==> flow/design.v <==
`timescale 1ns / 1ps
module TNS_dec_33(
    input wire clk,
    input wire rst_n,
    input wire [32:0] codein,
    output reg [30 - 1 : 0] dataout
    );
    wire [30 - 1 : 0] dataout_wire;
    assign dataout_wire = (codein[32]*847425747) + (codein[31]*564950498) + (codein[30]*282475249) + 
                    (codein[29]*121060821) + (codein[28]*80707214) + (codein[27]*40353607) + 
                    (codein[26]*17294403) + (codein[25]*11529602) + (codein[24]*5764801) + 
                    (codein[23]*2470629) + (codein[22]*1647086) + (codein[21]*823543) + 
                    (codein[20]*352947) + (codein[19]*235298) + (codein[18]*117649) + (codein[17]*50421) + (codein[16]*33614) + 
                    (codein[15]*16807) + (codein[14]*7203) + (codein[13]*4802) + (codein[12]*2401) + (codein[11]*1029) +
                    (codein[10]*686) + (codein[9]*343) + (codein[8]*147) + (codein[7]*98) + (codein[6]*49) +
                    (codein[5]*21) + (codein[4]*14) + (codein[3]*7) + (codein[2]*3) + (codein[1]*2) +
                    (codein[0]*1);
    always @(posedge clk or negedge rst_n) begin
        if (~rst_n) begin
            dataout <= 0;
        end
        else begin
            dataout <= dataout_wire;
        end
    end
endmodule
Step by step through the tools: TNS_dec_33

Tool output for the design above, in the order of the flow.
Lines are those of the file above, counted from 1.
Cell names lack the library's common part.
The mark - stands for no value.

Top module: TNS_dec_33
Clock input: clk
Cell library: sky130hd
Library corner: tt_025C_1v80

Word-level counts

Counts by Yosys on the flattened word-level netlist (proc, flatten, opt, wreduce; memories kept). Register bits leave out memories and registers merged into their read ports (data or address); mux counts leave out enables and synchronous resets folded into registers. Print and check cells are left out. Cells with the same type and inputs are merged into one.

Memories: 0
Output and inout port bits: 30
Memory bits (read-only): 0
Word-level cells: 64
Bits in registers: 30
RAM bits: 0
Word width x clocked read ports: 0
Input bits: 35
Bits in latches: 0

Reduce/logical cells: 0
Mux-type cells: 0
$lt $le $gt $ge: 0
$add $sub $neg: 32
Shift operators: 0
Eq/ne operators: 0
Bitwise operators: 0
Multipliers: 31
Div/mod/pow operators: 0

Operator list:

| kind                                                                  | number |
| 30-bit by 14-bit adder with 30-bit output                             | 2 |
| 30-bit by 17-bit adder with 30-bit output                             | 2 |
| 30-bit by 28-bit adder with 30-bit output                             | 2 |
| 30-bit adder                                                          | 2 |
| 1-bit by 26-bit multiplier with 27-bit output (second input constant) | 2 |
| 1-bit by 23-bit multiplier with 24-bit output (second input constant) | 2 |
| 1-bit by 20-bit multiplier with 21-bit output (second input constant) | 2 |
| 1-bit by 17-bit multiplier with 18-bit output (second input constant) | 2 |
| 1-bit by 15-bit multiplier with 16-bit output (second input constant) | 2 |
| 1-bit by 29-bit multiplier with 30-bit output (second input constant) | 1 |
| 1-bit by 30-bit multiplier with 30-bit output (second input constant) | 1 |
| 30-bit by 1-bit adder with 30-bit output                              | 1 |
| 30-bit by 10-bit adder with 30-bit output                             | 1 |
| 30-bit by 11-bit adder with 30-bit output                             | 1 |
| 30-bit by 12-bit adder with 30-bit output                             | 1 |
| 30-bit by 13-bit adder with 30-bit output                             | 1 |
| 30-bit by 16-bit adder with 30-bit output                             | 1 |
| 30-bit by 18-bit adder with 30-bit output                             | 1 |
| 30-bit by 19-bit adder with 30-bit output                             | 1 |
| 30-bit by 2-bit adder with 30-bit output                              | 1 |
| 30-bit by 20-bit adder with 30-bit output                             | 1 |
| 30-bit by 21-bit adder with 30-bit output                             | 1 |
| 30-bit by 22-bit adder with 30-bit output                             | 1 |
| 30-bit by 23-bit adder with 30-bit output                             | 1 |
| 30-bit by 24-bit adder with 30-bit output                             | 1 |
| 30-bit by 25-bit adder with 30-bit output                             | 1 |
| 30-bit by 26-bit adder with 30-bit output                             | 1 |
| 30-bit by 27-bit adder with 30-bit output                             | 1 |

Other operator kinds: 22; their cells: 26.

Longest topological paths

Yosys ltp: most cells in a row. Word level: on the elaborated netlist, between registers, memories and ports. Mapped: between sequential cells and ports; inverters and the memories' decode and read muxes count.

Depth after elaboration: 33
ABC_AREA: 1
Depth in mapped cells: 27
Gate-level depth less buffers: 27

Synthesis result

The flow's flattened synthesis, as Yosys stat reports it; memories are mapped. The netlist is that of the ABC_AREA named above (0 if unset); the other value can give another one.

Cells by type:

| type     | number | area in all (sq um) |
| fa_1     | 193    | 3.86E+03 |
| ha_1     | 210    | 2627.52 |
| inv_1    | 406    | 1.52E+03 |
| dfrtp_1  | 30     | 750.72 |
| nand2_1  | 166    | 623.098 |
| nand3_1  | 28     | 140.134 |
| a21oi_1  | 18     | 90.086 |
| nor2_1   | 23     | 86.333 |
| xor2_1   | 9      | 78.826 |
| nor2_2   | 10     | 62.56 |
| nand2_2  | 9      | 56.304 |
| xnor2_1  | 6      | 52.55 |
| nand4_1  | 8      | 50.048 |
| o21bai_1 | 5      | 37.536 |
| nand3_2  | 3      | 30.029 |
| and2_1   | 4      | 25.024 |
| or2_2    | 3      | 18.768 |
| and3_1   | 2      | 12.512 |

Other cell types: 4; their cells: 4.

Sequential area: 750.7 sq um
Buffers: 0
Cells in the netlist: 1137
Flip-flop cells: 30
Synthesis area: 10161.0 sq um

Path before layout

Path of least setup slack by OpenSTA after synthesis, without wires, with an ideal clock, recovery checks aside; 20% of the period is set as input and as output delay. Where synthesis merged equal registers, the netlist keeps one of their names.

Kind: in2reg
From: input port codein[27]
To: register dataout[17]
Clock period: 12000 ps
Setup slack: 4284 ps
Buffers on the path: 0
Library setup time: 117 ps
Launch time at the first pin: 2400 ps
Driving pins on the path: 23
Input delay: 2400 ps
Path delay: 5317 ps
Arrival time: 7600 ps
Required time: 11883 ps
Period reached after synthesis: 7716 ps

"path delay" = arrival - input delay + setup time.
"driving pins on the path": output pins that drive a net of the path, with the launching flip-flop's if there is one; two outputs of one cell count as two.
"period reached after synthesis" is the clock period less the worst setup slack; recovery checks do not enter. This is arithmetic on one report: input and output delays are still those of the set period (20% each).
The rows between start and end are the longest chain of elaborated cells between them; the timing report does not say that the signal goes this way. Where chains are equally long, one stands for them.
A line is the first line of the expression or statement that the cell stems from. Yosys adds cells for indexed reads and writes and turns some case tables into memories.

Cell sequence: fa_1 inv_1 fa_1 fa_1 inv_1 fa_1 fa_1 fa_1 inv_1 fa_1 inv_1 fa_1 ha_1 inv_1 fa_1 inv_1 nand3_1 nand3_2 nand2_1 nand2_2 nand3_1 nand3_1 nand2_1
Cells in the longest elaborated chain: 29
Elaborated cells on any way between the ends: 29
Source lines of those cells: 2
Those cells by class: add/sub (28); mul (1)

RTL lines, path after synthesis:

| what                                          | line | RTL |
| start, declared                               | 5    | `input wire [32:0] codein,` |
| 1-bit by 26-bit multiplier with 27-bit output | 10   | `(codein[29]*121060821) + (codein[28]*80707214) + (codein[27]*40353607) +` |
| 30-bit by 27-bit adder with 30-bit output     | 9    | `assign dataout_wire = (codein[32]*847425747) + (codein[31]*564950498) + (codein[30]*282475249) +` |
| 30-bit by 26-bit adder with 30-bit output     | 9    |  |
| 30-bit by 25-bit adder with 30-bit output     | 9    |  |
| 30-bit by 24-bit adder with 30-bit output     | 9    |  |
| 30-bit by 23-bit adder with 30-bit output     | 9    |  |
| 30-bit by 22-bit adder with 30-bit output     | 9    |  |
| [... 15 more ...]                             | -    |  |
| 30-bit by 7-bit adder with 30-bit output      | 9    |  |
| 30-bit by 6-bit adder with 30-bit output      | 9    |  |
| 30-bit by 5-bit adder with 30-bit output      | 9    |  |
| 30-bit by 4-bit adder with 30-bit output      | 9    |  |
| 30-bit by 3-bit adder with 30-bit output      | 9    |  |
| 30-bit by 2-bit adder with 30-bit output      | 9    |  |
| 30-bit by 1-bit adder with 30-bit output      | 9    |  |
| end, assigned                                 | 20   | `dataout <= 0;` |
| end, assigned                                 | 23   | `dataout <= dataout_wire;` |
| end, declared                                 | 6    | `output reg [30 - 1 : 0] dataout` |

Worst path after layout

From the final timing report of job 1: the path of least setup slack in the routed layout; clock arrival at registers is part of the times.
The path's times are printed in steps of 10 ps; the period is the one set.

Kind: in2reg
From: input port codein[29]
To: register dataout[26]
Arrival time: 6670 ps
Input delay: 1300 ps
Clock period: 6480 ps
Buffers on the path: 2
Setup slack: -20 ps
Launch time at the first pin: 1300 ps
Required time: 6650 ps
Driving pins on the path: 20
Library setup time: 120 ps

The rows between start and end are the longest chain of elaborated cells between them; the timing report does not say that the signal goes this way. Where chains are equally long, one stands for them.

Cell sequence: buf_2 fa_2 buf_4 fa_1 inv_1 fa_1 fa_1 fa_1 fa_1 fa_1 inv_1 ha_1 ha_4 nand2_2 nor2_4 nand2_1 nor2_1 nand2_4 nand4_1 nand2_1
Cells in the longest elaborated chain: 31
Elaborated cells on any way between the ends: 31
Source lines of those cells: 2
Those cells by class: add/sub (30); mul (1)

RTL lines, path post-layout:

| what                                                   | line | RTL |
| start, declared                                        | 5    | `input wire [32:0] codein,` |
| 1-bit by 27-bit multiplier with 28-bit output          | 10   | `(codein[29]*121060821) + (codein[28]*80707214) + (codein[27]*40353607) +` |
| 30-bit by 28-bit adder with 30-bit output (2 in a row) | 9    | `assign dataout_wire = (codein[32]*847425747) + (codein[31]*564950498) + (codein[30]*282475249) +` |
| 30-bit by 27-bit adder with 30-bit output              | 9    |  |
| 30-bit by 26-bit adder with 30-bit output              | 9    |  |
| 30-bit by 25-bit adder with 30-bit output              | 9    |  |
| 30-bit by 24-bit adder with 30-bit output              | 9    |  |
| 30-bit by 23-bit adder with 30-bit output              | 9    |  |
| [... 16 more ...]                                      | -    |  |
| 30-bit by 7-bit adder with 30-bit output               | 9    |  |
| 30-bit by 6-bit adder with 30-bit output               | 9    |  |
| 30-bit by 5-bit adder with 30-bit output               | 9    |  |
| 30-bit by 4-bit adder with 30-bit output               | 9    |  |
| 30-bit by 3-bit adder with 30-bit output               | 9    |  |
| 30-bit by 2-bit adder with 30-bit output               | 9    |  |
| 30-bit by 1-bit adder with 30-bit output               | 9    |  |
| end, assigned                                          | 20   | `dataout <= 0;` |
| end, assigned                                          | 23   | `dataout <= dataout_wire;` |
| end, declared                                          | 6    | `output reg [30 - 1 : 0] dataout` |

Subject: TNS_dec_33 on sky130hd, stored results

Hello all,

Measured results for TNS_dec_33: 2 stored runs of the Yosys and OpenROAD flow on sky130hd. The settings differ; the order carries no meaning. The constraints put input and output delay at 20% of the set period each and load the outputs with 0.01 pF.
By "time on the worst setup path" is meant the share of the clock period that the worst setup path is allowed (20% is reserved at inputs, 20% at outputs), minus its slack. Clock arrival times at its registers enter into it.
"time on the worst setup path" is given in steps of 10 ps.

## Job 1

==> flow/run.sh <==
#!/bin/bash
# the make line also repeats the synthesis and layout settings of config.mk as NAME=value (left out here)
make -C /OpenROAD-flow-scripts/flow DESIGN_CONFIG=/design/flow/config.mk WORK_HOME=/design/flow/orfs CLKGATE_MAP_FILE= finish
==> flow/config.mk <==
export PLATFORM = sky130hd
export DESIGN_NAME = TNS_dec_33
export DESIGN_NICKNAME = TNS_dec_33
export VERILOG_FILES = /design/flow/design.v
export SDC_FILE = /design/flow/constraint.sdc
export NUM_CORES = 4
export LEC_CHECK = 0
export ABC_AREA = 1
export CAP_MARGIN = 10
export CORE_MARGIN = 2
export CORE_UTILIZATION = 58
export CTS_CLUSTER_DIAMETER = 29
export CTS_CLUSTER_SIZE = 56
export MAX_ROUTING_LAYER = met5
export PLACE_DENSITY_LB_ADDON = 0.28
export SETUP_SLACK_MARGIN = 1.61
export SLEW_MARGIN = 20
export TNS_END_PERCENT = 85
==> flow/constraint.sdc <==
create_clock -name core_clock -period 6.48 [get_ports {clk}]
set_input_delay 1.2960 -clock core_clock [delete_from_list [all_inputs] [get_ports {clk}]]
set_output_delay 1.2960 -clock core_clock [all_outputs]
set_load 0.01 [all_outputs]

| result of job 1 | value |
|---|---|
| standard-cell area of the final layout | 13147.6 sq um |
| die outline area | 18594.0 sq um |
| synthesized cell area | 10161.0 sq um |
| summed negative setup slack | -50 ps |
| time on the worst setup path | 5210 ps |
| worst setup path type | in2reg |
| worst setup slack after layout | -22 ps |

## Job 2

==> flow/run.sh <==
#!/bin/bash
# the make line also repeats the synthesis and layout settings of config.mk as NAME=value (left out here)
make -C /OpenROAD-flow-scripts/flow DESIGN_CONFIG=/design/flow/config.mk WORK_HOME=/design/flow/orfs CLKGATE_MAP_FILE= finish
==> flow/config.mk <==
export PLATFORM = sky130hd
export DESIGN_NAME = TNS_dec_33
export DESIGN_NICKNAME = TNS_dec_33
export VERILOG_FILES = /design/flow/design.v
export SDC_FILE = /design/flow/constraint.sdc
export NUM_CORES = 4
export LEC_CHECK = 0
export CAP_MARGIN = 15
export CELL_PAD_IN_SITES_GLOBAL_PLACEMENT = 2
export CORE_ASPECT_RATIO = 0.78
export CORE_MARGIN = 2
export CORE_UTILIZATION = 32
export CTS_CLUSTER_SIZE = 18
export MAX_ROUTING_LAYER = met4
export PLACE_DENSITY_LB_ADDON = 0.12
export SETUP_SLACK_MARGIN = -0.1
export SLEW_MARGIN = 20
==> flow/constraint.sdc <==
create_clock -name core_clock -period 12.0 [get_ports {clk}]
set_input_delay 2.4000 -clock core_clock [delete_from_list [all_inputs] [get_ports {clk}]]
set_output_delay 2.4000 -clock core_clock [all_outputs]
set_load 0.01 [all_outputs]

| result of job 2 | value |
|---|---|
| standard-cell area of the final layout | 10796.6 sq um |
| die outline area | 31113.8 sq um |
| synthesized cell area | 9506.6 sq um |
| summed negative setup slack | 0 ps |
| time on the worst setup path | 6940 ps |
| worst setup path type | in2reg |
| worst setup slack after layout | 2659 ps |

Thanks
